==> flow/design.v <==
module spi_transactor (
    input wire clk,
    input wire rst_n,
    input wire spi_clk_rising,
    input wire spi_clk_falling,
    input wire start,
    input wire [7:0] tx_data,
    output reg [7:0] rx_data,
    output reg done,
    output wire active,
    output reg spi_mosi,
    input wire spi_miso
);
    reg [7:0] tx_shift;
    reg [7:0] rx_shift;
    reg [3:0] bit_cnt;
    reg busy;
    assign active = busy;
    always @(posedge clk or negedge rst_n) begin
        if (!rst_n) begin
            spi_mosi <= 1'b1;
            rx_data  <= 8'h00;
            tx_shift <= 8'h00;
            rx_shift <= 8'h00;
            bit_cnt  <= 4'd0;
            done     <= 1'b0;
            busy     <= 1'b0;
        end else begin
            done <= 1'b0;
            if (start && !busy) begin
                busy     <= 1'b1;
                tx_shift <= tx_data;
                rx_shift <= 8'h00;
                bit_cnt  <= 4'd0;
                spi_mosi <= tx_data[7];   
            end
            else if (busy) begin
                if (spi_clk_rising) begin
                    rx_shift <= {rx_shift[6:0], spi_miso};
                    bit_cnt  <= bit_cnt + 1'd1;
                end
                if (spi_clk_falling) begin
                    if (bit_cnt == 4'd8) begin
                        rx_data  <= rx_shift;
                        done     <= 1'b1;
                        busy     <= 1'b0;
                        spi_mosi <= 1'b1;
                    end else begin
                        tx_shift <= {tx_shift[6:0], 1'b0};
                        spi_mosi <= tx_shift[6];
                    end
                end
            end
        end
    end
endmodule
module SD_Controller (
    input  wire        clk,
    input  wire        rst_n,
    input  wire [511:0] write_data,
    input  wire        write_data_ready,
    output reg  [511:0] read_data,
    output reg         read_ready,
    output reg         ready,
    output wire        spi_clk,
    output wire        spi_cs_n,
    output wire        spi_mosi,
    input  wire        spi_miso
);
parameter CLK_DIV            = 5;
parameter POWERUP_CLK_CYCLES = 80;
parameter CMD_RETRY_MAX      = 2000;
parameter BLOCK_BYTES        = 64;
parameter READ_TIMEOUT       = 1024;
reg [3:0] clk_div_cnt;
reg       spi_clk_reg;
reg       spi_clk_rise_reg;
reg       spi_clk_fall_reg;
wire      spi_active;
assign    spi_clk = spi_clk_reg;
always @(posedge clk or negedge rst_n) begin
    if (!rst_n) begin
        clk_div_cnt       <= 4'd0;
        spi_clk_reg       <= 1'b0;
        spi_clk_rise_reg  <= 1'b0;
        spi_clk_fall_reg  <= 1'b0;
    end else begin
        spi_clk_rise_reg  <= 1'b0;
        spi_clk_fall_reg  <= 1'b0;
        if (!spi_active) begin
            clk_div_cnt       <= 4'd0;
            spi_clk_reg       <= 1'b0;
        end else if (clk_div_cnt == (CLK_DIV-1)) begin
            clk_div_cnt       <= 4'd0;
            spi_clk_reg       <= ~spi_clk_reg;
            if (~spi_clk_reg) spi_clk_rise_reg <= 1'b1;
            else              spi_clk_fall_reg <= 1'b1;
        end else begin
            clk_div_cnt <= clk_div_cnt + 1'd1;
        end
    end
end
reg        tx_start;
reg  [7:0] tx_data;
wire [7:0] rx_data;
wire       tx_done;
wire       spi_mosi_wire;
assign     spi_mosi = spi_mosi_wire;
spi_transactor u_spi (
    .clk            (clk),
    .rst_n          (rst_n),
    .spi_clk_rising (spi_clk_rise_reg),
    .spi_clk_falling(spi_clk_fall_reg),
    .start          (tx_start),
    .tx_data        (tx_data),
    .rx_data        (rx_data),
    .done           (tx_done),
    .active         (spi_active),
    .spi_mosi       (spi_mosi_wire),
    .spi_miso       (spi_miso)
);
reg spi_cs_n_reg;
assign spi_cs_n = spi_cs_n_reg;
localparam
    S_IDLE          = 8'd0,
    S_POWERUP       = 8'd1,
    S_CMD0          = 8'd2, S_CMD0_SEND = 8'd3, S_CMD0_WAIT = 8'd4,
    S_CMD8          = 8'd5, S_CMD8_SEND = 8'd6, S_CMD8_WAIT = 8'd7,
    S_CMD59         = 8'd8, S_CMD59_SEND = 8'd9, S_CMD59_WAIT = 8'd10,
    S_CMD55         = 8'd11, S_CMD55_SEND = 8'd12, S_CMD55_WAIT = 8'd13,
    S_ACMD41        = 8'd14, S_ACMD41_SEND = 8'd15, S_ACMD41_WAIT = 8'd16,
    S_CMD58         = 8'd17, S_CMD58_SEND = 8'd18, S_CMD58_WAIT = 8'd19,
    S_CMD16         = 8'd20, S_CMD16_SEND = 8'd21, S_CMD16_WAIT = 8'd22,
    S_READ_CMD      = 8'd23, S_READ_SEND = 8'd24, S_READ_WAIT = 8'd25,
    S_READ_TOKEN    = 8'd26,
    S_READ_DATA     = 8'd27,
    S_WRITE_WAIT    = 8'd28,
    S_WRITE_CMD     = 8'd29, S_WRITE_SEND = 8'd30, S_WRITE_RWAIT = 8'd31,
    S_WRITE_TOKEN   = 8'd32,
    S_WRITE_DATA    = 8'd33,
    S_WRITE_RESP    = 8'd34,
    S_WRITE_BUSY    = 8'd35,
    S_ERROR         = 8'd99;
reg [15:0] powerup_cnt;
reg [15:0] retry_cnt;
reg [15:0] byte_cnt;
reg  [6:0] block_idx;
reg [15:0] timeout;
reg        waiting;
reg        is_sd2;
reg  [7:0] r7_resp[0:4];
reg [31:0] block_addr;
wire [7:0] write_byte;
reg  [7:0] rx_byte;
reg        resp_valid;
reg  [3:0] resp_idx;
reg  [7:0] resp_retry_cnt;
reg [15:0] resp_timeout_cnt;
reg  [7:0] resp_mask;
reg  [7:0] resp_value;
reg  [3:0] resp_bytes_needed;
reg  [7:0] next_state_after_resp;
integer i;
assign write_byte = write_data[511 - 8*block_idx[5:0] -: 8];
always @(posedge clk or negedge rst_n) begin
    if (!rst_n) rx_byte <= 8'hFF;
    else if (tx_done) rx_byte <= rx_data;
end
reg [7:0] state;
always @(posedge clk or negedge rst_n) begin
    if (!rst_n) begin
        state            <= S_IDLE;
        spi_cs_n_reg     <= 1'b1;
        tx_start         <= 1'b0;
        ready            <= 1'b0;
        read_ready       <= 1'b0;
        powerup_cnt      <= 16'd0;
        retry_cnt        <= 16'd0;
        byte_cnt         <= 16'd0;
        block_idx        <= 7'd0;
        timeout          <= 16'd0;
        waiting          <= 1'b0;
        is_sd2           <= 1'b0;
        block_addr       <= 32'd0;
        read_data        <= 512'd0;
        resp_idx         <= 4'd0;
        resp_valid       <= 1'b0;
        resp_retry_cnt   <= 8'd0;
        resp_timeout_cnt <= 16'd0;
        for (i = 0; i < 5; i = i + 1) r7_resp[i] <= 8'd0;
    end else begin
        tx_start   <= 1'b0;
        read_ready <= 1'b0;
        resp_valid <= 1'b0;
        case (state)
            S_IDLE: begin
                ready        <= 1'b0;
                spi_cs_n_reg <= 1'b1;
                state        <= S_POWERUP;
            end
            S_POWERUP: begin
                spi_cs_n_reg <= 1'b1;
                if (powerup_cnt < POWERUP_CLK_CYCLES) begin
                    if (!waiting) begin
                        tx_data  <= 8'hFF;
                        tx_start <= 1'b1;
                        waiting  <= 1'b1;
                    end else if (tx_done) begin
                        waiting     <= 1'b0;
                        powerup_cnt <= powerup_cnt + 1'd1;
                    end
                end else begin
                    state <= S_CMD0;
                end
            end
            S_CMD0: begin
                spi_cs_n_reg <= 1'b0;
                byte_cnt     <= 16'd0;
                waiting      <= 1'b0;
                resp_retry_cnt <= 8'd0;
                resp_timeout_cnt <= 16'd0;
                state        <= S_CMD0_SEND;
            end
            S_CMD0_SEND: begin
                if (!waiting && byte_cnt < 6) begin
                    case (byte_cnt)
                        0: tx_data <= 8'h40;
                        1: tx_data <= 8'h00;
                        2: tx_data <= 8'h00;
                        3: tx_data <= 8'h00;
                        4: tx_data <= 8'h00;
                        5: tx_data <= 8'h95;
                    endcase
                    tx_start <= 1'b1;
                    waiting  <= 1'b1;
                    byte_cnt <= byte_cnt + 1'd1;
                end else if (tx_done && waiting) begin
                    waiting <= 1'b0;
                    if (byte_cnt == 6) begin
                        resp_mask          <= 8'hFF;
                        resp_value         <= 8'h01;
                        resp_bytes_needed  <= 4'd1;
                        next_state_after_resp <= S_CMD8;
                        state              <= S_CMD0_WAIT;
                    end
                end
            end
            S_CMD0_WAIT: begin
                if (!waiting) begin
                    tx_data  <= 8'hFF;
                    tx_start <= 1'b1;
                    waiting  <= 1'b1;
                    resp_timeout_cnt <= resp_timeout_cnt + 1'd1;
                end else if (tx_done) begin
                    waiting <= 1'b0;
                    if (rx_byte != 8'hFF) begin
                        resp_timeout_cnt <= 16'd0;
                        if ((rx_byte & resp_mask) == resp_value) begin
                            r7_resp[0] <= rx_byte;
                            state      <= next_state_after_resp;
                        end else resp_retry_cnt <= resp_retry_cnt + 1'd1;
                    end else if (resp_timeout_cnt > 16'd1000) begin
                        resp_retry_cnt <= resp_retry_cnt + 1'd1;
                    end
                    if (resp_retry_cnt >= 8'd10) begin
                        retry_cnt <= retry_cnt + 1'd1;
                        if (retry_cnt > CMD_RETRY_MAX) state <= S_ERROR;
                        else state <= S_CMD0;
                    end
                end
            end
            S_CMD8: begin
                spi_cs_n_reg <= 1'b0;
                byte_cnt     <= 16'd0;
                waiting      <= 1'b0;
                resp_retry_cnt <= 8'd0;
                resp_timeout_cnt <= 16'd0;
                state        <= S_CMD8_SEND;
            end
            S_CMD8_SEND: begin
                if (!waiting && byte_cnt < 6) begin
                    case (byte_cnt)
                        0: tx_data <= 8'h48;
                        1: tx_data <= 8'h00;
                        2: tx_data <= 8'h00;
                        3: tx_data <= 8'h01;
                        4: tx_data <= 8'hAA;
                        5: tx_data <= 8'h87;
                    endcase
                    tx_start <= 1'b1;
                    waiting  <= 1'b1;
                    byte_cnt <= byte_cnt + 1'd1;
                end else if (tx_done && waiting) begin
                    waiting <= 1'b0;
                    if (byte_cnt == 6) begin
                        resp_mask          <= 8'hFF;
                        resp_value         <= 8'h01;
                        resp_bytes_needed  <= 4'd5;
                        next_state_after_resp <= S_CMD59;
                        resp_idx           <= 4'd0;
                        state              <= S_CMD8_WAIT;
                    end
                end
            end
            S_CMD8_WAIT: begin
                if (!waiting) begin
                    tx_data  <= 8'hFF;
                    tx_start <= 1'b1;
                    waiting  <= 1'b1;
                    resp_timeout_cnt <= resp_timeout_cnt + 1'd1;
                end else if (tx_done) begin
                    waiting <= 1'b0;
                    if (rx_byte != 8'hFF) begin
                        resp_timeout_cnt <= 16'd0;
                        if ((rx_byte & resp_mask) == resp_value) begin
                            r7_resp[resp_idx] <= rx_byte;
                            if (resp_idx == resp_bytes_needed-1) begin
                                if (r7_resp[0]==8'h01 && r7_resp[3]==8'h01 && r7_resp[4]==8'hAA)
                                    is_sd2 <= 1'b1;
                                state <= next_state_after_resp;
                            end else begin
                                resp_idx <= resp_idx + 1'd1;
                            end
                        end else resp_retry_cnt <= resp_retry_cnt + 1'd1;
                    end else if (resp_timeout_cnt > 16'd1000) begin
                        resp_retry_cnt <= resp_retry_cnt + 1'd1;
                    end
                    if (resp_retry_cnt >= 8'd10) begin
                        retry_cnt <= retry_cnt + 1'd1;
                        if (retry_cnt > CMD_RETRY_MAX) state <= S_ERROR;
                        else state <= S_CMD0;
                    end
                end
            end
            S_CMD59: begin
                spi_cs_n_reg <= 1'b0;
                byte_cnt     <= 16'd0;
                waiting      <= 1'b0;
                state        <= S_CMD59_SEND;
            end
            S_CMD59_SEND: begin
                if (!waiting && byte_cnt < 6) begin
                    case (byte_cnt)
                        0: tx_data <= 8'h7B;
                        1: tx_data <= 8'h00;
                        2: tx_data <= 8'h00;
                        3: tx_data <= 8'h00;
                        4: tx_data <= 8'h00;
                        5: tx_data <= 8'h01;
                    endcase
                    tx_start <= 1'b1;
                    waiting  <= 1'b1;
                    byte_cnt <= byte_cnt + 1'd1;
                end else if (tx_done && waiting) begin
                    waiting <= 1'b0;
                    if (byte_cnt == 6) begin
                        resp_mask          <= 8'hFF;
                        resp_value         <= 8'h00;
                        resp_bytes_needed  <= 4'd1;
                        next_state_after_resp <= S_CMD55;
                        state              <= S_CMD59_WAIT;
                    end
                end
            end
            S_CMD59_WAIT: begin
                if (!waiting) begin
                    tx_data  <= 8'hFF;
                    tx_start <= 1'b1;
                    waiting  <= 1'b1;
                    resp_timeout_cnt <= resp_timeout_cnt + 1'd1;
                end else if (tx_done) begin
                    waiting <= 1'b0;
                    if (rx_byte != 8'hFF) begin
                        resp_timeout_cnt <= 16'd0;
                        if ((rx_byte & resp_mask) == resp_value) begin
                            state <= next_state_after_resp;
                        end else resp_retry_cnt <= resp_retry_cnt + 1'd1;
                    end else if (resp_timeout_cnt > 16'd1000) begin
                        resp_retry_cnt <= resp_retry_cnt + 1'd1;
                    end
                    if (resp_retry_cnt >= 8'd10) begin
                        retry_cnt <= retry_cnt + 1'd1;
                        if (retry_cnt > CMD_RETRY_MAX) state <= S_ERROR;
                        else state <= S_CMD0;
                    end
                end
            end
            S_CMD55: begin
                spi_cs_n_reg <= 1'b0;
                byte_cnt     <= 16'd0;
                waiting      <= 1'b0;
                state        <= S_CMD55_SEND;
            end
            S_CMD55_SEND: begin
                if (!waiting && byte_cnt < 6) begin
                    case (byte_cnt)
                        0: tx_data <= 8'h77;
                        1: tx_data <= 8'h00;
                        2: tx_data <= 8'h00;
                        3: tx_data <= 8'h00;
                        4: tx_data <= 8'h00;
                        5: tx_data <= 8'h65;
                    endcase
                    tx_start <= 1'b1;
                    waiting  <= 1'b1;
                    byte_cnt <= byte_cnt + 1'd1;
                end else if (tx_done && waiting) begin
                    waiting <= 1'b0;
                    if (byte_cnt == 6) begin
                        resp_mask          <= 8'hFF;
                        resp_value         <= 8'h01;
                        resp_bytes_needed  <= 4'd1;
                        next_state_after_resp <= S_ACMD41;
                        state              <= S_CMD55_WAIT;
                    end
                end
            end
            S_CMD55_WAIT: begin
                if (!waiting) begin
                    tx_data  <= 8'hFF;
                    tx_start <= 1'b1;
                    waiting  <= 1'b1;
                    resp_timeout_cnt <= resp_timeout_cnt + 1'd1;
                end else if (tx_done) begin
                    waiting <= 1'b0;
                    if (rx_byte != 8'hFF) begin
                        resp_timeout_cnt <= 16'd0;
                        if ((rx_byte & resp_mask) == resp_value) begin
                            state <= next_state_after_resp;
                        end else resp_retry_cnt <= resp_retry_cnt + 1'd1;
                    end else if (resp_timeout_cnt > 16'd1000) begin
                        resp_retry_cnt <= resp_retry_cnt + 1'd1;
                    end
                    if (resp_retry_cnt >= 8'd10) begin
                        retry_cnt <= retry_cnt + 1'd1;
                        if (retry_cnt > CMD_RETRY_MAX) state <= S_ERROR;
                        else state <= S_CMD0;
                    end
                end
            end
            S_ACMD41: begin
                spi_cs_n_reg <= 1'b0;
                byte_cnt     <= 16'd0;
                waiting      <= 1'b0;
                retry_cnt    <= retry_cnt + 1'd1;
                if (retry_cnt > CMD_RETRY_MAX) state <= S_ERROR;
                else state <= S_ACMD41_SEND;
            end
            S_ACMD41_SEND: begin
                if (!waiting && byte_cnt < 6) begin
                    case (byte_cnt)
                        0: tx_data <= 8'h69;
                        1: tx_data <= is_sd2 ? 8'h40 : 8'h00;
                        2: tx_data <= 8'h00;
                        3: tx_data <= 8'h00;
                        4: tx_data <= 8'h00;
                        5: tx_data <= 8'h01;
                    endcase
                    tx_start <= 1'b1;
                    waiting  <= 1'b1;
                    byte_cnt <= byte_cnt + 1'd1;
                end else if (tx_done && waiting) begin
                    waiting <= 1'b0;
                    if (byte_cnt == 6) begin
                        resp_mask          <= 8'hFF;
                        resp_value         <= 8'h00;
                        resp_bytes_needed  <= 4'd1;
                        next_state_after_resp <= S_CMD58;
                        state              <= S_ACMD41_WAIT;
                    end
                end
            end
            S_ACMD41_WAIT: begin
                if (!waiting) begin
                    tx_data  <= 8'hFF;
                    tx_start <= 1'b1;
                    waiting  <= 1'b1;
                    resp_timeout_cnt <= resp_timeout_cnt + 1'd1;
                end else if (tx_done) begin
                    waiting <= 1'b0;
                    if (rx_byte != 8'hFF) begin
                        resp_timeout_cnt <= 16'd0;
                        if ((rx_byte & resp_mask) == resp_value) begin
                            state <= next_state_after_resp;
                        end else resp_retry_cnt <= resp_retry_cnt + 1'd1;
                    end else if (resp_timeout_cnt > 16'd1000) begin
                        resp_retry_cnt <= resp_retry_cnt + 1'd1;
                    end
                    if (resp_retry_cnt >= 8'd10) begin
                        retry_cnt <= retry_cnt + 1'd1;
                        if (retry_cnt > CMD_RETRY_MAX) state <= S_ERROR;
                        else state <= S_CMD0;
                    end
                end
            end
            S_CMD58: begin
                spi_cs_n_reg <= 1'b0;
                byte_cnt     <= 16'd0;
                waiting      <= 1'b0;
                state        <= S_CMD58_SEND;
            end
            S_CMD58_SEND: begin
                if (!waiting && byte_cnt < 6) begin
                    case (byte_cnt)
                        0: tx_data <= 8'h7A;
                        1: tx_data <= 8'h00;
                        2: tx_data <= 8'h00;
                        3: tx_data <= 8'h00;
                        4: tx_data <= 8'h00;
                        5: tx_data <= 8'hFF;
                    endcase
                    tx_start <= 1'b1;
                    waiting  <= 1'b1;
                    byte_cnt <= byte_cnt + 1'd1;
                end else if (tx_done && waiting) begin
                    waiting <= 1'b0;
                    if (byte_cnt == 6) begin
                        resp_mask          <= 8'hFF;
                        resp_value         <= 8'h00;
                        resp_bytes_needed  <= 4'd5;
                        next_state_after_resp <= S_CMD16;
                        resp_idx           <= 4'd0;
                        state              <= S_CMD58_WAIT;
                    end
                end
            end
            S_CMD58_WAIT: begin
                if (!waiting) begin
                    tx_data  <= 8'hFF;
                    tx_start <= 1'b1;
                    waiting  <= 1'b1;
                    resp_timeout_cnt <= resp_timeout_cnt + 1'd1;
                end else if (tx_done) begin
                    waiting <= 1'b0;
                    if (rx_byte != 8'hFF) begin
                        resp_timeout_cnt <= 16'd0;
                        if ((rx_byte & resp_mask) == resp_value) begin
                            r7_resp[resp_idx] <= rx_byte;
                            if (resp_idx == resp_bytes_needed-1) state <= next_state_after_resp;
                            else resp_idx <= resp_idx + 1'd1;
                        end else resp_retry_cnt <= resp_retry_cnt + 1'd1;
                    end else if (resp_timeout_cnt > 16'd1000) begin
                        resp_retry_cnt <= resp_retry_cnt + 1'd1;
                    end
                    if (resp_retry_cnt >= 8'd10) begin
                        retry_cnt <= retry_cnt + 1'd1;
                        if (retry_cnt > CMD_RETRY_MAX) state <= S_ERROR;
                        else state <= S_CMD0;
                    end
                end
            end
            S_CMD16: begin
                spi_cs_n_reg <= 1'b0;
                byte_cnt     <= 16'd0;
                waiting      <= 1'b0;
                state        <= S_CMD16_SEND;
            end
            S_CMD16_SEND: begin
                if (!waiting && byte_cnt < 6) begin
                    case (byte_cnt)
                        0: tx_data <= 8'h50;
                        1: tx_data <= 8'h00;
                        2: tx_data <= 8'h00;
                        3: tx_data <= 8'h00;
                        4: tx_data <= 8'h40;    
                        5: tx_data <= 8'hFF;
                    endcase
                    tx_start <= 1'b1;
                    waiting  <= 1'b1;
                    byte_cnt <= byte_cnt + 1'd1;
                end else if (tx_done && waiting) begin
                    waiting <= 1'b0;
                    if (byte_cnt == 6) begin
                        resp_mask          <= 8'hFF;
                        resp_value         <= 8'h00;
                        resp_bytes_needed  <= 4'd1;
                        next_state_after_resp <= S_READ_CMD;
                        state              <= S_CMD16_WAIT;
                    end
                end
            end
            S_CMD16_WAIT: begin
                if (!waiting) begin
                    tx_data  <= 8'hFF;
                    tx_start <= 1'b1;
                    waiting  <= 1'b1;
                    resp_timeout_cnt <= resp_timeout_cnt + 1'd1;
                end else if (tx_done) begin
                    waiting <= 1'b0;
                    if (rx_byte != 8'hFF) begin
                        resp_timeout_cnt <= 16'd0;
                        if ((rx_byte & resp_mask) == resp_value) begin
                            state <= next_state_after_resp;
                        end else resp_retry_cnt <= resp_retry_cnt + 1'd1;
                    end else if (resp_timeout_cnt > 16'd1000) begin
                        resp_retry_cnt <= resp_retry_cnt + 1'd1;
                    end
                    if (resp_retry_cnt >= 8'd10) begin
                        retry_cnt <= retry_cnt + 1'd1;
                        if (retry_cnt > CMD_RETRY_MAX) state <= S_ERROR;
                        else state <= S_CMD0;
                    end
                end
            end
            S_READ_CMD: begin
                spi_cs_n_reg <= 1'b0;
                byte_cnt     <= 16'd0;
                block_idx    <= 7'd0;
                timeout      <= 16'd0;
                read_data    <= 512'd0;
                waiting      <= 1'b0;
                state        <= S_READ_SEND;
            end
            S_READ_SEND: begin
                if (!waiting && byte_cnt < 6) begin
                    case (byte_cnt)
                        0: tx_data <= 8'h51;
                        1: tx_data <= block_addr[23:16];
                        2: tx_data <= block_addr[15:8];
                        3: tx_data <= block_addr[7:0];
                        4: tx_data <= 8'h00;
                        5: tx_data <= 8'h01;
                    endcase
                    tx_start <= 1'b1;
                    waiting  <= 1'b1;
                    byte_cnt <= byte_cnt + 1'd1;
                end else if (tx_done && waiting) begin
                    waiting <= 1'b0;
                    if (byte_cnt == 6) begin
                        resp_mask          <= 8'hFF;
                        resp_value         <= 8'h00;
                        resp_bytes_needed  <= 4'd1;
                        next_state_after_resp <= S_READ_TOKEN;
                        state              <= S_READ_WAIT;
                    end
                end
            end
            S_READ_WAIT: begin
                if (!waiting) begin
                    tx_data  <= 8'hFF;
                    tx_start <= 1'b1;
                    waiting  <= 1'b1;
                    resp_timeout_cnt <= resp_timeout_cnt + 1'd1;
                end else if (tx_done) begin
                    waiting <= 1'b0;
                    if (rx_byte != 8'hFF) begin
                        resp_timeout_cnt <= 16'd0;
                        if ((rx_byte & resp_mask) == resp_value) begin
                            state <= next_state_after_resp;
                        end else resp_retry_cnt <= resp_retry_cnt + 1'd1;
                    end else if (resp_timeout_cnt > 16'd1000) begin
                        resp_retry_cnt <= resp_retry_cnt + 1'd1;
                    end
                    if (resp_retry_cnt >= 8'd10) begin
                        retry_cnt <= retry_cnt + 1'd1;
                        if (retry_cnt > CMD_RETRY_MAX) state <= S_ERROR;
                        else state <= S_CMD0;
                    end
                end
            end
            S_READ_TOKEN: begin
                if (!waiting) begin
                    tx_data  <= 8'hFF;
                    tx_start <= 1'b1;
                    waiting  <= 1'b1;
                end else if (tx_done) begin
                    waiting <= 1'b0;
                    if (rx_byte == 8'hFE) begin
                        block_idx <= 7'd0;
                        state     <= S_READ_DATA;
                    end else begin
                        timeout <= timeout + 1'd1;
                        if (timeout > READ_TIMEOUT) state <= S_ERROR;
                    end
                end
            end
            S_READ_DATA: begin
                if (!waiting) begin
                    tx_data  <= 8'hFF;
                    tx_start <= 1'b1;
                    waiting  <= 1'b1;
                end else if (tx_done) begin
                    waiting <= 1'b0;
                    read_data[511 - 8*block_idx -: 8] <= rx_byte;
                    if (block_idx == 7'd63) state <= S_WRITE_WAIT;
                    else block_idx <= block_idx + 1'd1;
                end
            end
            S_WRITE_WAIT: begin
                ready <= 1'b1;
                if (write_data_ready) begin
                    ready        <= 1'b0;
                    spi_cs_n_reg <= 1'b0;
                    byte_cnt     <= 16'd0;
                    block_idx    <= 7'd0;
                    waiting      <= 1'b0;
                    state        <= S_WRITE_CMD;
                end
            end
            S_WRITE_CMD: begin
                state <= S_WRITE_SEND;
            end
            S_WRITE_SEND: begin
                if (!waiting && byte_cnt < 6) begin
                    case (byte_cnt)
                        0: tx_data <= 8'h58;
                        1: tx_data <= block_addr[23:16];
                        2: tx_data <= block_addr[15:8];
                        3: tx_data <= block_addr[7:0];
                        4: tx_data <= 8'h00;
                        5: tx_data <= 8'h01;
                    endcase
                    tx_start <= 1'b1;
                    waiting  <= 1'b1;
                    byte_cnt <= byte_cnt + 1'd1;
                end else if (tx_done && waiting) begin
                    waiting <= 1'b0;
                    if (byte_cnt == 6) begin
                        resp_mask          <= 8'hFF;
                        resp_value         <= 8'h00;
                        resp_bytes_needed  <= 4'd1;
                        next_state_after_resp <= S_WRITE_TOKEN;
                        state              <= S_WRITE_RWAIT;
                    end
                end
            end
            S_WRITE_RWAIT: begin
                if (!waiting) begin
                    tx_data  <= 8'hFF;
                    tx_start <= 1'b1;
                    waiting  <= 1'b1;
                    resp_timeout_cnt <= resp_timeout_cnt + 1'd1;
                end else if (tx_done) begin
                    waiting <= 1'b0;
                    if (rx_byte != 8'hFF) begin
                        resp_timeout_cnt <= 16'd0;
                        if ((rx_byte & resp_mask) == resp_value) begin
                            state <= next_state_after_resp;
                        end else resp_retry_cnt <= resp_retry_cnt + 1'd1;
                    end else if (resp_timeout_cnt > 16'd1000) begin
                        resp_retry_cnt <= resp_retry_cnt + 1'd1;
                    end
                    if (resp_retry_cnt >= 8'd10) begin
                        retry_cnt <= retry_cnt + 1'd1;
                        if (retry_cnt > CMD_RETRY_MAX) state <= S_ERROR;
                        else state <= S_CMD0;
                    end
                end
            end
            S_WRITE_TOKEN: begin
                if (!waiting) begin
                    tx_data  <= 8'hFE;
                    tx_start <= 1'b1;
                    waiting  <= 1'b1;
                end else if (tx_done) begin
                    waiting <= 1'b0;
                    state   <= S_WRITE_DATA;
                end
            end
            S_WRITE_DATA: begin
                if (!waiting) begin
                    tx_data  <= write_byte;
                    tx_start <= 1'b1;
                    waiting  <= 1'b1;
                end else if (tx_done) begin
                    waiting <= 1'b0;
                    if (block_idx == 7'd63) state <= S_WRITE_RESP;
                    else block_idx <= block_idx + 1'd1;
                end
            end
            S_WRITE_RESP: begin
                if (!waiting) begin
                    tx_data  <= 8'hFF;
                    tx_start <= 1'b1;
                    waiting  <= 1'b1;
                end else if (tx_done) begin
                    waiting <= 1'b0;
                    if ((rx_byte & 8'h1F) == 8'h05) state <= S_WRITE_BUSY;
                end
            end
            S_WRITE_BUSY: begin
                if (!waiting) begin
                    tx_data  <= 8'hFF;
                    tx_start <= 1'b1;
                    waiting  <= 1'b1;
                end else if (tx_done) begin
                    waiting <= 1'b0;
                    if (rx_byte == 8'hFF) begin
                        block_addr <= block_addr + 32'd64;
                        spi_cs_n_reg <= 1'b1;
                        read_ready   <= 1'b1;
                        state        <= S_READ_CMD;
                    end
                end
            end
            S_ERROR: begin
                ready        <= 1'b0;
                spi_cs_n_reg <= 1'b1;
            end
            default: state <= S_ERROR;
        endcase
    end
end
endmodule
module regfile_1024bit (
    input  wire         clk,        
    input  wire         rw,         
    input  wire         sel,        
    input  wire [511:0] data_in,    
    output reg  [511:0] data_out    
);
    reg [1023:0] regfile;
    always @(posedge clk) begin
        if (rw) begin
            if (sel) begin
                regfile[1023:512] <= data_in;   
            end else begin
                regfile[511:0]   <= data_in;    
	    end
        end else begin
            if (sel) begin
                data_out <= regfile[1023:512];  
            end else begin 
                data_out <= regfile[511:0];     
       	    end 
	end
    end
endmodule
module xorEncr (clk, rst, start, rw_flag, done,
sd_data_in, sd_data_out, sd_data_valid, sd_ready, 
reg_file_rw, reg_file_sel, reg_file_data_out);
    parameter DATA_WIDTH = 512; 
    parameter KEY_WIDTH = 512; 
    input wire clk;
    input wire rst;
    input wire start;  
    input wire rw_flag;  
    output wire done;  
    input wire [DATA_WIDTH-1:0] sd_data_in;  
    output reg [DATA_WIDTH-1:0] sd_data_out;  
    input wire sd_data_valid;  
    input wire sd_ready;  
    output reg reg_file_rw;  
    output reg reg_file_sel;  
    input wire [KEY_WIDTH-1:0] reg_file_data_out;  
    localparam IDLE            = 4'b0000;
    localparam READ_DATA       = 4'b0001;
    localparam READ_KEY        = 4'b0010;
    localparam WAIT_KEY        = 4'b0011;
    localparam ENCRYPT         = 4'b0100;
    localparam WRITE_ENCRYPTED = 4'b0101;
    localparam READ_ENCRYPTED  = 4'b0110;
    localparam DECRYPT         = 4'b0111;
    localparam WRITE_DECRYPTED = 4'b1000;
    localparam DONE_STATE      = 4'b1001;
    reg [3:0] state, next_state;
    reg [DATA_WIDTH-1:0] data_buffer;       
    reg [KEY_WIDTH-1:0] key_buffer;         
    reg [DATA_WIDTH-1:0] result_buffer;     
    assign done = (state == DONE_STATE);   
    always @(posedge clk) begin
        if (rst) begin
            state <= IDLE;
            data_buffer <= {DATA_WIDTH{1'b0}};
            key_buffer <= {KEY_WIDTH{1'b0}};
            result_buffer <= {DATA_WIDTH{1'b0}};
        end else begin
            state <= next_state;
            case (state)
                READ_DATA: begin
                    if (sd_data_valid)
                        data_buffer <= sd_data_in;   
                end
                READ_ENCRYPTED: begin
                    if (sd_data_valid)
                        data_buffer <= sd_data_in;   
                end
                WAIT_KEY: begin
                    key_buffer <= reg_file_data_out;   
                end
                ENCRYPT: begin
                    result_buffer <= data_buffer ^ key_buffer;   
                end
                DECRYPT: begin
                    result_buffer <= data_buffer ^ key_buffer;   
                end
            endcase
        end
    end
    always @(*) begin
        next_state = state;
        sd_data_out = result_buffer;
        reg_file_rw = 1'b0;
        reg_file_sel = 1'b0;
        case (state)
            IDLE: begin
                if (start) begin
                    if (rw_flag == 1'b1)
                        next_state = READ_DATA;       
                    else
                        next_state = READ_ENCRYPTED;  
                end
            end
            READ_DATA: begin
                if (sd_data_valid)
                    next_state = READ_KEY;
            end
            READ_KEY: begin
                reg_file_rw = 1'b0;    
                reg_file_sel = 1'b0;   
                next_state = WAIT_KEY;
            end
            WAIT_KEY: begin
                next_state = ENCRYPT;
            end
            ENCRYPT: begin
                next_state = WRITE_ENCRYPTED;
            end
            WRITE_ENCRYPTED: begin
                sd_data_out = result_buffer;   
                if (sd_ready)
                    next_state = DONE_STATE;
            end
            READ_ENCRYPTED: begin
                if (sd_data_valid)
                    next_state = READ_KEY;
            end
            DECRYPT: begin
                next_state = WRITE_DECRYPTED;
            end
            WRITE_DECRYPTED: begin
                sd_data_out = result_buffer;   
                if (sd_ready)
                    next_state = DONE_STATE;
            end
            DONE_STATE: begin
                next_state = IDLE;
            end
            default: begin
                next_state = IDLE;
            end
        endcase
    end
endmodule
module sd_encr_device (
    input wire clk,                     
    input wire rst,                     
    input wire start,                   
    input wire rw_flag,                 
    output wire done,                   
    output wire sd_clk,
    output wire sd_cs_n,
    output wire sd_mosi,
    input  wire sd_miso,
    input wire key_rw,                  
    input wire key_sel,                 
    input wire [511:0] key_data_in,     
    output wire [511:0] key_data_out    
);
    wire sd_ready;
    wire sd_read_ready;
    wire sd_write_data_ready;
    wire [511:0] sd_data_in;
    wire [511:0] sd_data_out;
    reg xor_start;
    wire xor_done;
    wire [511:0] xor_sd_data_in;
    wire xor_sd_data_valid;
    wire xor_sd_ready;
    wire [511:0] xor_sd_data_out;
    wire reg_file_rw;
    wire reg_file_sel;
    wire [511:0] reg_file_data_out;
    reg sd_write_trigger;
    SD_Controller u_sd_controller (
        .clk              (clk),
        .rst_n            (~rst),
        .write_data       (sd_data_out),
        .write_data_ready (sd_write_data_ready),
        .read_data        (sd_data_in),
        .read_ready       (sd_read_ready),
        .ready            (sd_ready),
        .spi_clk          (sd_clk),
        .spi_cs_n         (sd_cs_n),
        .spi_mosi         (sd_mosi),
        .spi_miso         (sd_miso)
    );
    xorEncr #(
        .DATA_WIDTH(512),
        .KEY_WIDTH(512)
    ) u_xor_encr (
        .clk              (clk),
        .rst              (rst),
        .start            (xor_start),
        .rw_flag          (rw_flag),
        .done             (xor_done),
        .sd_data_in       (xor_sd_data_in),
        .sd_data_out      (xor_sd_data_out),
        .sd_data_valid    (xor_sd_data_valid),
        .sd_ready         (xor_sd_ready),
        .reg_file_rw      (reg_file_rw),
        .reg_file_sel     (reg_file_sel),
        .reg_file_data_out(reg_file_data_out)
    );
    regfile_1024bit u_regfile (
        .clk        (clk),
        .rw         (key_rw | reg_file_rw),         
        .sel        (key_sel & ~reg_file_rw),       
        .data_in    (key_data_in),
        .data_out   (key_data_out)
    );
    assign reg_file_data_out = key_data_out;
    localparam T_IDLE        = 3'd0;
    localparam T_WAIT_SD     = 3'd1;
    localparam T_TRIGGER_XOR = 3'd2;
    localparam T_WAIT_XOR    = 3'd3;
    localparam T_TRIGGER_SD  = 3'd4;
    localparam T_DONE        = 3'd5;
    reg [2:0] top_state, top_next;
    always @(posedge clk or posedge rst) begin
        if (rst)
            top_state <= T_IDLE;
        else
            top_state <= top_next;
    end
    always @(*) begin
        top_next = top_state;
        xor_start = 1'b0;
        sd_write_trigger = 1'b0;
        case (top_state)
            T_IDLE: begin
                if (start && sd_ready) begin
                    top_next = T_WAIT_SD;
                end
            end
            T_WAIT_SD: begin
                if (rw_flag) begin  
                    if (sd_ready)
                        top_next = T_TRIGGER_XOR;
                end else begin 
                    top_next = T_TRIGGER_XOR;
                end
            end
            T_TRIGGER_XOR: begin
                xor_start = 1'b1;
                top_next = T_WAIT_XOR;
            end
            T_WAIT_XOR: begin
                if (xor_done) begin
                    if (rw_flag)  
                        top_next = T_TRIGGER_SD;
                    else         
                        top_next = T_TRIGGER_SD;
                end
            end
            T_TRIGGER_SD: begin
                sd_write_trigger = 1'b1;
                if (sd_ready)
                    top_next = T_DONE;
            end
            T_DONE: begin
                top_next = T_IDLE;
            end
            default: top_next = T_IDLE;
        endcase
    end
    assign xor_sd_data_in    = sd_data_in;
    assign xor_sd_data_valid = sd_ready;
    assign xor_sd_ready      = sd_ready;
    assign sd_data_out       = xor_sd_data_out;
    assign sd_write_data_ready = sd_write_trigger;
    assign done = (top_state == T_DONE);
endmodule
# Step by step through the tools: sd_encr_device
# Tool output for the design above, in the order of the flow.
# Line numbers count from 1 in the design file above.
# Operators carry their Yosys type and port widths (W data, S select, Z words).
# Library cell names are shortened.
# A cell with -- has no value.
# setup
design	sd_encr_device
clock_port	clk
cell_library	sky130hd
pvt_corner	tt_025C_1v80

# Elaborated design
# Counts by Yosys on the flattened word-level netlist (proc, flatten, opt, wreduce). Print and check cells are left out.
# word_totals
regBits	3840
inputBits	519
output_inout_bits	516
wordCells	619
# op_classes
n_addsub	19
n_cmp	6
equal	194
n_shift	3
mux	259
bitwise	10
reduce_and_logical	84
# op_table
cell	count
$mux W512	5
$mux W8	137
$pmux W512 S2	1
$shiftx A512 B32 Y8	1
$and A512 B512 Y512	1
$or A512 B512 Y512	1
$xor A512 B512 Y512	1
$not A512 Y512	1
$shift A8 B33 Y512	1
$shift A8 B33 Y512 const A	1
$pmux W8 S30	1
$mux W16	11
$ne A2 B1 Y1 const B	73
$eq A8 B5 Y1 const B	16
$pmux W8 S13	1
$mux W7	14
$pmux W8 S6	2
$pmux W16 S2	3
$pmux W8 S3	4
$mux W4	22
$add A16 B1 Y16 const B	5
$pmux W8 S9	1
$add A32 B1 Y32 const B	2
$sub A32 B4 Y32 const B	2
$eq A8 B4 Y1 const B	8
$pmux W8 S4	2
$ne A2 B2 Y1 const B	30
$reduce_and A56 Y1	1
# Not listed: further kinds 91, cells in them 227.

# Longest topological paths
# Longest topological path by Yosys (ltp), each cell counted once; first at word level (registers and memories cut), then after technology mapping (sequential cells cut; the memories' decode and read muxes count).
# depth
word_depth	11
ABC_AREA	0
depth_mapped	13

# Synthesis result
# The flow's flattened synthesis, as Yosys stat reports it; memories are mapped. The netlist is that of the ABC_AREA named above (0 if unset); the other value can give another one.
# The area totals of this step are shown rounded.
# types
cell_type	count	type_area_um2
edfxtp_1	1551	4.66E+04
dfxtp_1	1548	3.1E+04
dfrtp_1	705	1.76E+04
mux2_2	537	6047.05
mux2i_1	570	5.71E+03
xnor2_1	558	4.89E+03
a22o_1	525	4598.16
nand2_1	1185	4.45E+03
nor2_1	1183	4.44E+03
a211oi_1	530	3.98E+03
a21oi_1	624	3.12E+03
mux4_2	120	2.7E+03
clkbuf_1	555	2.08E+03
ha_1	30	375.36
o21ai_0	71	355.341
buf_1	89	334.07
nand3_1	59	295.283
dfstp_2	11	289.027
# Other cell types: 75; their cells: 625.
# mapped
mapped_cells	11076
mapped_area_um2	143000
flip_flops	3815
# By module: a second synthesis without flattening, with its own total; a netlist apart from the flattened one above.
# unflattened
cells_unflattened	11015
hier_area_um2	154000
# Each row is one instance without its submodules.
# modules
mod	n_inst	cells	area_um2	seq_area_um2
xorEncr	1	6121	64700	30900
regfile_1024bit	1	2108	54300	46100
SD_Controller	1	2671	33400	17600
spi_transactor	1	95	1390	752
sd_encr_device	1	20	231	151

# Worst setup path after synthesis
# Source: OpenSTA report_checks on the synthesized netlist (no wires, ideal clock, input and output delay 20% of the period each), path of least setup slack; recovery checks are left aside. Register names are those of the netlist, which keeps one name where synthesis merged equal registers.
# synth_timing
kind	in2reg
start	in key_rw
end	reg u_regfile.regfile[0]
period_ns	10.0
input_delay_ns	2.000
setup_ns	7.973
t_first_pin_ns	2.000
t_arrival_ns	74.331
required_ns	2.027
setup_slack_ns	-72.305
path_delay_ns	80.304
driving_pins	2
synth_period_reached_ns	82.305
# "path_delay_ns" = arrival - input delay + setup time.
# "driving_pins": output pins that drive a net of the path, with the launching flip-flop's if there is one; two outputs of one cell count as two.
# "synth_period_reached_ns" = period - worst setup slack (recovery checks aside). The figure is calculated, with input and output delays left at 20% of the set period.
# The rows between start and end are the longest chain of elaborated cells between them; the timing report does not say that the signal goes this way. Where chains are equally long, one stands for them.
# Each line given opens the expression or statement behind the cell; cells for indexed reads and writes are added by Yosys, which also makes memories of some case tables.
# synth_between
cell_sequence	inv_1 > nor2_1
elab_chain_len	1
# synth_lines
element	line_no	rtl
start: declaration	955	input wire key_rw,
$reduce_and A2 Y1	--
end: assignment	818	regfile[511:0]   <= data_in;
end: declaration	812	reg [1023:0] regfile;

# Worst path after layout
# Path of least setup slack in the final report of run 1 (OpenROAD, finished layout, wires in). Where an end is a register, its clock arrival counts in the times.
# layout_timing
kind	reg2reg
start	reg u_sd_controller.block_idx[0]
end	reg u_sd_controller.read_data[76]
period_ns	6.82
setup_ns	0.10
t_first_pin_ns	1.08
t_arrival_ns	7.26
required_ns	7.75
setup_slack_ns	0.49
driving_pins	12
# The rows between start and end are the longest chain of elaborated cells between them; the timing report does not say that the signal goes this way. Where chains are equally long, one stands for them.
# A register here has more assigning lines than the two given.
# Lines with a computed index may be missing from the assigning lines.
# layout_between
cell_sequence	dfrtp_4 > ha_1 > nand3_1 > or3_1 > ha_1 > nor4bb_1 > nand2_1 > nor4_2 > nand2_4 > nor2_4 > a21oi_1 > a22o_1
elab_chain_len	11
# layout_lines
element	line_no	rtl
start: declaration	147	reg  [6:0] block_idx;
start: assignment	686	else block_idx <= block_idx + 1'd1;
start: assignment	768	else block_idx <= block_idx + 1'd1;
$sub A9 B10 Y11	684	read_data[511 - 8*block_idx -: 8] <= rx_byte;
$add A32 B1 Y32	684
$sub A32 B4 Y32	684
$neg A32 Y33	684
$shift A8 B33 Y512	684
$not A512 Y512	684
$and A512 B512 Y512	684
$or A512 B512 Y512	684
$mux W512	682	end else if (tx_done) begin
$mux W512	678	if (!waiting) begin
$pmux W512 S2	195	case (state)
end: assignment	185	read_data        <= 512'd0;
end: assignment	610	read_data    <= 512'd0;
end: declaration	62	output reg  [511:0] read_data,

# Measured results for sd_encr_device: 6 stored runs of the Yosys and OpenROAD flow on sky130hd. The settings differ; the order carries no meaning. The constraints put input and output delay at 20% of the set period each and load the outputs with 0.01 pF.
# By "worst_setup_path_time_ns" is meant the share of the clock period that the worst setup path is allowed (20% is reserved at inputs, 20% at outputs), minus its slack. Clock arrival times at its registers enter into it.
# "final_power_uw": no workload was simulated; the value follows from the tool's default switching activity.
# Measured values are rounded.
# Settings: . = not set for that run.
run name	ABC_AREA	CELL_PAD_IN_SITES_GLOBAL_PLACEMENT	CORE_MARGIN	CORE_UTILIZATION	CTS_CLUSTER_DIAMETER	CTS_CLUSTER_SIZE	MIN_ROUTING_LAYER	PLACE_DENSITY	SETUP_SLACK_MARGIN	period_ns	CAP_MARGIN	SLEW_MARGIN	PLACE_DENSITY_LB_ADDON	HOLD_SLACK_MARGIN	CORE_ASPECT_RATIO	GPL_TIMING_DRIVEN	TNS_END_PERCENT	MAX_ROUTING_LAYER	ys_area_um2	final_die_area_um2	final_cell_area_um2	final_setup_ws_ns	tns_ns	final_power_uw	worst_setup_path_time_ns	worst_path_kind
run 1	0	1	2	17	332	31	met2	0.44	-0.64	6.82	20	20	.	.	.	.	.	.	143000	850000	172000	0.493	0.000	39600	6.33	reg2reg
run 2	.	.	2	45	.	.	.	.	.	10.0	20	20	0.2	.	.	.	.	.	143000	323000	171000	3.09	0.000	33500	6.91	reg2reg
run 3	1	.	7	39	.	.	met1	.	2.57	10.7	20	35	0.12	0.09	.	.	.	.	155000	415000	184000	5.05	0.000	31400	5.65	reg2reg
run 4	0	2	8	25	332	72	met2	0.44	-1.19	12.4	20	15	.	0.08	1.81	0	15	.	143000	598000	169000	5.76	0.000	19900	6.64	reg2reg
run 5	.	.	2	40	.	40	met2	.	-0.47	10.0	40	5	0.17	.	.	0	.	met4	143000	363000	179000	3.15	0.000	34600	6.85	reg2reg
run 6	.	.	2	45	.	.	.	.	0.18	7.04	20	20	0.2	.	.	.	.	.	143000	323000	171000	1.36	0.000	47300	5.68	reg2reg
